==> flow/design.v <==
 `timescale 1ns / 1ps
module calc_logic(
   input clk,
   input rst,
   input [4:0] keycode,
   input newkey,
   output [15:0] Xdisplay,
   output LED_NEG_digit,
   output LED_OVW
   );
   localparam[4:0] KEY_CE = 5'b01100,
                   KEY_CA = 5'b00100,
                   KEY_MULTI = 5'b01001,
                   KEY_SUB = 5'b01010,
                   KEY_ADD = 5'b01011,
                   KEY_SQR = 5'b00001,
                   KEY_CH_SIGN = 5'b00010,
                   KEY_EQUALS = 5'b00011;
   reg signed [17:0] X, nextX, Y, nextY, ANS;
   reg [1:0] OP, nextOP;
   wire ADD = (OP == KEY_ADD [1:0]);
   wire SUB = (OP == KEY_SUB [1:0]);
   wire MULTI = (OP == KEY_MULTI [1:0]);        
   wire OP_T2 = (newkey && (keycode[4:2] == 3'b010) );
   wire CA = (newkey && (keycode == KEY_CA) );             
   wire CE = (newkey && (keycode == KEY_CE) );
   wire digit = (newkey && (keycode[4] == 1'b1) );
   wire EQUALS = (newkey && (keycode == KEY_EQUALS) );
   wire SQR = (newkey && (keycode == KEY_SQR) );
   wire CH_SIGN = (newkey && (keycode == KEY_CH_SIGN) );
   wire [6:0] CONTROL = {CE, CA, OP_T2, digit, EQUALS, SQR, CH_SIGN};  
   wire signed [17:0] ANS_ADD, ANS_MULTI, ANS_SUB, ANS_SQR, ANS_CH_SIGN;
   assign ANS_ADD = X+Y;
   assign ANS_SUB = Y-X;
   assign ANS_MULTI = X*Y;
   assign ANS_SQR = X*X;
   assign ANS_CH_SIGN = X*-1;  
   assign LED_OVW = X[16]; 
   assign Xdisplay = X[15:0];
   assign LED_NEG_digit = X[17];  
   always @ (ADD, MULTI, SUB, ANS_ADD, ANS_MULTI, ANS_SUB, X)
       case({ADD, SUB, MULTI})
           3'b100: ANS = ANS_ADD;
           3'b010: ANS = ANS_SUB;
           3'b001: ANS = ANS_MULTI;
           default: ANS = X;
       endcase   
   always @ (CONTROL, X, keycode, ANS, ANS_SQR, ANS_CH_SIGN)
       casez(CONTROL)
           7'b1000000: nextX = 18'b0;
           7'b?1?????: nextX = 18'b0;
           7'b0010000: nextX = 18'b0;
           7'b0001000: nextX = {X[12:0], keycode[3:0]};  
           7'b0000100: nextX = ANS;
           7'b0000010: nextX = ANS_SQR;
           7'b0000001: nextX = ANS_CH_SIGN;
           default: nextX = X;
       endcase
   always @ (posedge clk or posedge rst)
   begin
       if(rst) X <= 18'b0;
       else X <= nextX;
   end
   always @ (OP_T2, CA, Y, X)
       case({OP_T2, CA})
           2'b00: nextY = Y;
           2'b10: nextY = X;
           default: nextY = 18'b0;
       endcase
   always @ (posedge clk or posedge rst)
     begin
         if(rst) Y <= 18'b0;
         else Y <= nextY;
     end
   always @ (OP_T2, CA, keycode, OP)
       case({OP_T2, CA})
           2'b00: nextOP = OP;
           2'b10: nextOP = keycode[1:0];
           default: nextOP = 2'b0;
       endcase
   always @ (posedge clk or posedge rst)
     begin
         if(rst) OP <= 2'b0;
         else OP <= nextOP;
     end
   endmodule
Step by step through the tools: calc_logic

Module calc_logic before and after one edit of its RTL, step after step.
Lines under "before" count in the file above, lines under "after" in the edited file.
"difference" is "after" less "before", of the values as shown; "relative change" is that difference over "before", in percent.
A cell with -- has no value.

Top module: calc_logic
Clock input: clk
Library: sky130hd
Corner: tt_025C_1v80

The edit

The edit as a unified diff against the file above.
The edited RTL no longer does the same as the RTL above: the edit was made by script, with no optimisation intended.

```diff
@@ -31,5 +31,7 @@
    wire [6:0] CONTROL = {CE, CA, OP_T2, digit, EQUALS, SQR, CH_SIGN};  
    wire signed [17:0] ANS_ADD, ANS_MULTI, ANS_SUB, ANS_SQR, ANS_CH_SIGN;
-   assign ANS_ADD = X+Y;
+   reg signed [17:0] ANS_ADD_dly;
+   always @(posedge clk) ANS_ADD_dly <= X+Y;
+   assign ANS_ADD = ANS_ADD_dly;
    assign ANS_SUB = Y-X;
    assign ANS_MULTI = X*Y;
```

After elaboration

Source: Yosys, flattened and elaborated, memories not mapped. Widths are those after wreduce. Registers that Yosys merges into a memory's read port (data or address) are not register bits. Print and check cells do not count. Equal cells are merged and count once.

Operators by class:

| element                    | before | after | difference | relative change (%) |
| $add $sub $neg             | 3      | 3     | 0          | 0.00 |
| multipliers                | 2      | 2     | 0          | 0.00 |
| divide/modulo/power cells  | 0      | 0     | 0          | -- |
| order comparisons          | 0      | 0     | 0          | -- |
| eq/ne operators            | 20     | 20    | 0          | 0.00 |
| shift operators            | 0      | 0     | 0          | -- |
| muxes and demuxes          | 4      | 4     | 0          | 0.00 |
| bitwise gates (word level) | 0      | 0     | 0          | -- |
| reduce/logical cells       | 11     | 11    | 0          | 0.00 |

Operator kinds equal on both sides are left out: 29.

Storage and ports:

| element                         | before | after | difference | relative change (%) |
| flip-flop bits (word level)     | 38     | 56    | +18        | +47.37 |
| bits in latches                 | 0      | 0     | 0          | -- |
| memory bits (writable)          | 0      | 0     | 0          | -- |
| memory bits (read-only)         | 0      | 0     | 0          | -- |
| word width x clocked read ports | 0      | 0     | 0          | -- |
| memories kept                   | 0      | 0     | 0          | -- |
| output and inout bits           | 18     | 18    | 0          | 0.00 |
| word-level cells                | 43     | 44    | +1         | +2.33 |

Logic depth

Yosys ltp: most cells in a row. Word level: on the elaborated netlist, between registers, memories and ports. Mapped: between sequential cells and ports; inverters and the memories' decode and read muxes count.

Depth:

| element                 | before | after | difference | relative change (%) |
| depth after elaboration | 6      | 6     | 0          | 0.00 |
| ABC_AREA                | 0      | 0     | --         | -- |
| mapped depth            | 24     | 25    | +1         | +4.17 |

After synthesis

The flow's flattened synthesis, as Yosys stat reports it; memories are mapped. The netlist is that of the ABC_AREA named above (0 if unset); the other value can give another one.

Synthesis totals:

| element                           | before   | after    | difference | relative change (%) |
| mapped cells                      | 1,466    | 1,623    | +157       | +10.71 |
| cell area after synthesis (µm²)   | 12,731.0 | 13,744.4 | +1,013.4   | +7.96 |
| sequential part of the area (µm²) | 950.9    | 1,311.3  | +360.4     | +37.90 |
| flip-flops                        | 38       | 56       | +18        | +47.37 |
| buffer cells                      | 72       | 77       | +5         | +6.94 |

Cell types:

| cell                      | before | after | difference | relative change (%) |
| sky130_fd_sc_hd__and2_1   | 142    | 75    | -67        | -47.18 |
| sky130_fd_sc_hd__inv_1    | 294    | 348   | +54        | +18.37 |
| sky130_fd_sc_hd__nor2_1   | 62     | 109   | +47        | +75.81 |
| sky130_fd_sc_hd__o21ai_0  | 31     | 55    | +24        | +77.42 |
| sky130_fd_sc_hd__ha_1     | 158    | 179   | +21        | +13.29 |
| sky130_fd_sc_hd__dfxtp_1  | 0      | 18    | +18        | -- |
| sky130_fd_sc_hd__nand2_1  | 130    | 147   | +17        | +13.08 |
| sky130_fd_sc_hd__a21oi_1  | 31     | 42    | +11        | +35.48 |
| sky130_fd_sc_hd__a221oi_1 | 3      | 14    | +11        | +366.67 |
| sky130_fd_sc_hd__a31oi_1  | 3      | 13    | +10        | +333.33 |
| sky130_fd_sc_hd__o31ai_1  | 3      | 13    | +10        | +333.33 |
| sky130_fd_sc_hd__o21a_1   | 15     | 8     | -7         | -46.67 |
| sky130_fd_sc_hd__a222oi_1 | 8      | 1     | -7         | -87.50 |
| sky130_fd_sc_hd__a22oi_1  | 1      | 8     | +7         | +700.00 |
| sky130_fd_sc_hd__a21o_1   | 11     | 17    | +6         | +54.55 |
| sky130_fd_sc_hd__buf_2    | 2      | 8     | +6         | +300.00 |
| sky130_fd_sc_hd__o21bai_1 | 5      | 10    | +5         | +100.00 |
| sky130_fd_sc_hd__clkbuf_1 | 64     | 60    | -4         | -6.25 |

Cell types equal on both sides are left out: 8.
The list need not be complete.

Worst setup path after synthesis

OpenSTA on the mapped netlist: ideal clock, no wires. The path of least setup slack (recovery checks aside). Input and output delay are each 20% of the period. Register names are those of the netlist, which keeps one name where synthesis merged equal registers.

Path after synthesis:

| element                           | before               | after                | difference | relative change (%) |
| kind                              | register to register | register to register | --         | -- |
| from                              | reg X[9]             | reg X[8]             | --         | -- |
| to                                | reg X[17]            | reg X[17]            | --         | -- |
| clock period (ns)                 | 8.0                  | 8.0                  | 0.0        | 0.00 |
| library setup time (ns)           | 0.126                | 0.131                | +0.005     | -- |
| launch time at the first pin (ns) | 0.000                | 0.000                | 0.000      | -- |
| arrival time (ns)                 | 5.943                | 5.680                | -0.263     | -4.43 |
| slack (ns)                        | 1.931                | 2.188                | +0.257     | -- |
| path delay (ns)                   | 6.069                | 5.811                | -0.258     | -4.25 |
| stages on the path                | 22                   | 24                   | +2         | +9.09 |
| path buffers                      | 3                    | 1                    | -2         | -66.67 |
| synthesis period reached (ns)     | 6.069                | 5.812                | -0.257     | -4.23 |

"path delay" is the arrival time less input delay plus setup time.
"stages on the path": output pins that drive a net of the path, with the launching flip-flop's if there is one; two outputs of one cell count as two.
"synthesis period reached" = period - worst setup slack (recovery checks aside). The figure is calculated, with input and output delays left at 20% of the set period.
Between the ends stands the longest chain of elaborated cells between them, by number of cells; it is not shown to be the way that was timed. Of several equally long chains one is given.
Each line given opens the expression or statement behind the cell; cells for indexed reads and writes are added by Yosys, which also makes memories of some case tables.

On the way, after synthesis, before:
Cells stage by stage: sky130_fd_sc_hd__dfrtp_1 sky130_fd_sc_hd__clkbuf_1 sky130_fd_sc_hd__clkbuf_1 sky130_fd_sc_hd__clkbuf_1 sky130_fd_sc_hd__and2_1 sky130_fd_sc_hd__fa_1 sky130_fd_sc_hd__fa_1 sky130_fd_sc_hd__ha_1 sky130_fd_sc_hd__fa_1 sky130_fd_sc_hd__inv_1 sky130_fd_sc_hd__fa_1 sky130_fd_sc_hd__fa_1 sky130_fd_sc_hd__inv_1 sky130_fd_sc_hd__ha_1 sky130_fd_sc_hd__or3_1 sky130_fd_sc_hd__o21bai_1 sky130_fd_sc_hd__a311o_1 sky130_fd_sc_hd__a21o_1 sky130_fd_sc_hd__a21oi_1 sky130_fd_sc_hd__xnor2_1 sky130_fd_sc_hd__o22ai_1 sky130_fd_sc_hd__a221o_1
Length of the longest elaborated chain: 3

RTL lines, path after synthesis, before:

| element                                        | RTL line | source |
| from (decl)                                    | 19       | `reg signed [17:0] X, nextX, Y, nextY, ANS;` |
| from (assign)                                  | 61       | `if(rst) X <= 18'b0;` |
| from (assign)                                  | 62       | `else X <= nextX;` |
| 18-bit by 18-bit multiplier with 18-bit output | 35       | `assign ANS_MULTI = X*Y;` |
| 18-bit case mux with 3-bit select              | 42       | `case({ADD, SUB, MULTI})` |
| 18-bit case mux with 5-bit select              | 49       | `casez(CONTROL)` |
| to (assign)                                    | 61       |  |
| to (assign)                                    | 62       |  |
| to (decl)                                      | 19       |  |

On the way, after synthesis, after:
Cells stage by stage: sky130_fd_sc_hd__dfrtp_1 sky130_fd_sc_hd__clkbuf_1 sky130_fd_sc_hd__inv_1 sky130_fd_sc_hd__nor2_1 sky130_fd_sc_hd__inv_1 sky130_fd_sc_hd__fa_1 sky130_fd_sc_hd__inv_1 sky130_fd_sc_hd__fa_1 sky130_fd_sc_hd__inv_1 sky130_fd_sc_hd__fa_1 sky130_fd_sc_hd__fa_1 sky130_fd_sc_hd__inv_1 sky130_fd_sc_hd__fa_1 sky130_fd_sc_hd__inv_1 sky130_fd_sc_hd__fa_1 sky130_fd_sc_hd__inv_1 sky130_fd_sc_hd__ha_1 sky130_fd_sc_hd__and3_1 sky130_fd_sc_hd__a21oi_1 sky130_fd_sc_hd__o21ai_0 sky130_fd_sc_hd__o41ai_1 sky130_fd_sc_hd__xnor2_1 sky130_fd_sc_hd__a21oi_1 sky130_fd_sc_hd__o31ai_2
Length of the longest elaborated chain: 3

RTL lines, path after synthesis, after:

| element                                        | RTL line | source |
| from (decl)                                    | 19       | `reg signed [17:0] X, nextX, Y, nextY, ANS;` |
| from (assign)                                  | 63       | `if(rst) X <= 18'b0;` |
| from (assign)                                  | 64       | `else X <= nextX;` |
| 18-bit by 18-bit multiplier with 18-bit output | 37       | `assign ANS_MULTI = X*Y;` |
| 18-bit case mux with 3-bit select              | 44       | `case({ADD, SUB, MULTI})` |
| 18-bit case mux with 5-bit select              | 51       | `casez(CONTROL)` |
| to (assign)                                    | 63       |  |
| to (assign)                                    | 64       |  |
| to (decl)                                      | 19       |  |

Path in the finished layout

From the final timing report of the runs of set A: the path of least setup slack in the routed layout; clock arrival at registers is part of the times.

Path post-layout:

| element                           | before               | after                | difference | relative change (%) |
| kind                              | register to register | register to register | --         | -- |
| from                              | reg X[9]             | reg X[7]             | --         | -- |
| to                                | reg X[17]            | reg X[17]            | --         | -- |
| clock period (ns)                 | 8.0                  | 8.0                  | 0.0        | 0.00 |
| library setup time (ns)           | 0.11                 | 0.13                 | +0.02      | -- |
| launch time at the first pin (ns) | 0.30                 | 0.31                 | +0.01      | +3.33 |
| arrival time (ns)                 | 6.69                 | 6.92                 | +0.23      | +3.44 |
| slack (ns)                        | 1.49                 | 1.26                 | -0.23      | -- |
| stages on the path                | 21                   | 24                   | +3         | +14.29 |
| path buffers                      | 0                    | 0                    | 0          | -- |

Between the ends stands the longest chain of elaborated cells between them, by number of cells; it is not shown to be the way that was timed. Of several equally long chains one is given.

On the way, post-layout, before:
Cells stage by stage: sky130_fd_sc_hd__dfrtp_1 sky130_fd_sc_hd__and2_1 sky130_fd_sc_hd__fa_1 sky130_fd_sc_hd__fa_1 sky130_fd_sc_hd__ha_1 sky130_fd_sc_hd__inv_1 sky130_fd_sc_hd__fa_1 sky130_fd_sc_hd__inv_1 sky130_fd_sc_hd__fa_1 sky130_fd_sc_hd__inv_1 sky130_fd_sc_hd__fa_1 sky130_fd_sc_hd__inv_1 sky130_fd_sc_hd__ha_1 sky130_fd_sc_hd__or3_1 sky130_fd_sc_hd__o21bai_1 sky130_fd_sc_hd__a311o_1 sky130_fd_sc_hd__a21o_1 sky130_fd_sc_hd__a21oi_1 sky130_fd_sc_hd__xnor2_1 sky130_fd_sc_hd__o22ai_1 sky130_fd_sc_hd__a221o_1
Length of the longest elaborated chain: 3

RTL lines, path post-layout, before:

| element                                        | RTL line | source |
| from (decl)                                    | 19       | `reg signed [17:0] X, nextX, Y, nextY, ANS;` |
| from (assign)                                  | 61       | `if(rst) X <= 18'b0;` |
| from (assign)                                  | 62       | `else X <= nextX;` |
| 18-bit by 18-bit multiplier with 18-bit output | 35       | `assign ANS_MULTI = X*Y;` |
| 18-bit case mux with 3-bit select              | 42       | `case({ADD, SUB, MULTI})` |
| 18-bit case mux with 5-bit select              | 49       | `casez(CONTROL)` |
| to (assign)                                    | 61       |  |
| to (assign)                                    | 62       |  |
| to (decl)                                      | 19       |  |

On the way, post-layout, after:
Cells stage by stage: sky130_fd_sc_hd__dfrtp_1 sky130_fd_sc_hd__clkinv_1 sky130_fd_sc_hd__nor2_1 sky130_fd_sc_hd__fa_1 sky130_fd_sc_hd__inv_1 sky130_fd_sc_hd__fa_1 sky130_fd_sc_hd__inv_1 sky130_fd_sc_hd__ha_1 sky130_fd_sc_hd__inv_1 sky130_fd_sc_hd__fa_1 sky130_fd_sc_hd__inv_1 sky130_fd_sc_hd__ha_1 sky130_fd_sc_hd__inv_1 sky130_fd_sc_hd__fa_1 sky130_fd_sc_hd__inv_1 sky130_fd_sc_hd__ha_1 sky130_fd_sc_hd__a211oi_1 sky130_fd_sc_hd__o21ai_0 sky130_fd_sc_hd__nand2_1 sky130_fd_sc_hd__o21ai_0 sky130_fd_sc_hd__o41ai_1 sky130_fd_sc_hd__xnor2_1 sky130_fd_sc_hd__a21oi_1 sky130_fd_sc_hd__o31ai_2
Length of the longest elaborated chain: 3

RTL lines, path post-layout, after:

| element                                        | RTL line | source |
| from (decl)                                    | 19       | `reg signed [17:0] X, nextX, Y, nextY, ANS;` |
| from (assign)                                  | 63       | `if(rst) X <= 18'b0;` |
| from (assign)                                  | 64       | `else X <= nextX;` |
| 18-bit by 18-bit multiplier with 18-bit output | 37       | `assign ANS_MULTI = X*Y;` |
| 18-bit case mux with 3-bit select              | 44       | `case({ADD, SUB, MULTI})` |
| 18-bit case mux with 5-bit select              | 51       | `casez(CONTROL)` |
| to (assign)                                    | 63       |  |
| to (assign)                                    | 64       |  |
| to (decl)                                      | 19       |  |

Layout results

Both versions went through the flow (Yosys, OpenROAD) with the same settings in each pair. Constraints: input delay and output delay 20% of the set period each, output load 0.01 pF.

Flow settings, set A:
CORE_UTILIZATION: 40
period_ns: 8.0
CAP_MARGIN: 20
CORE_MARGIN: 2
SLEW_MARGIN: 20

Measured results, set A:

| element                                                 | before   | after    | difference | relative change (%) |
| synthesis area (µm²)                                    | 12,731.0 | 13,744.4 | +1,013.4   | +7.96 |
| area inside the die boundary (µm²)                      | 33,269.8 | 35,859.1 | +2,589.3   | +7.78 |
| area of the standard cells in the finished layout (µm²) | 13,575.5 | 14,543.9 | +968.4     | +7.13 |
| utilization                                             | 0.431    | 0.432    | +0.001     | -- |
| worst setup slack after layout (ns)                     | 1.494    | 1.263    | -0.231     | -- |
| setup TNS (ns)                                          | 0.000    | 0.000    | 0.000      | -- |
| worst-case hold slack (ns)                              | 0.588    | 0.530    | -0.058     | -- |
| total power after layout (mW)                           | 1.275    | 1.675    | +0.400     | +31.37 |
| achieved clock period (ns)                              | 6.506    | 6.737    | +0.231     | +3.55 |

"achieved clock period" = clock period - worst setup slack. The figure is calculated, with input and output delays left at 20% of the set period.
"total power after layout": no workload was simulated; the value follows from the tool's default switching activity.
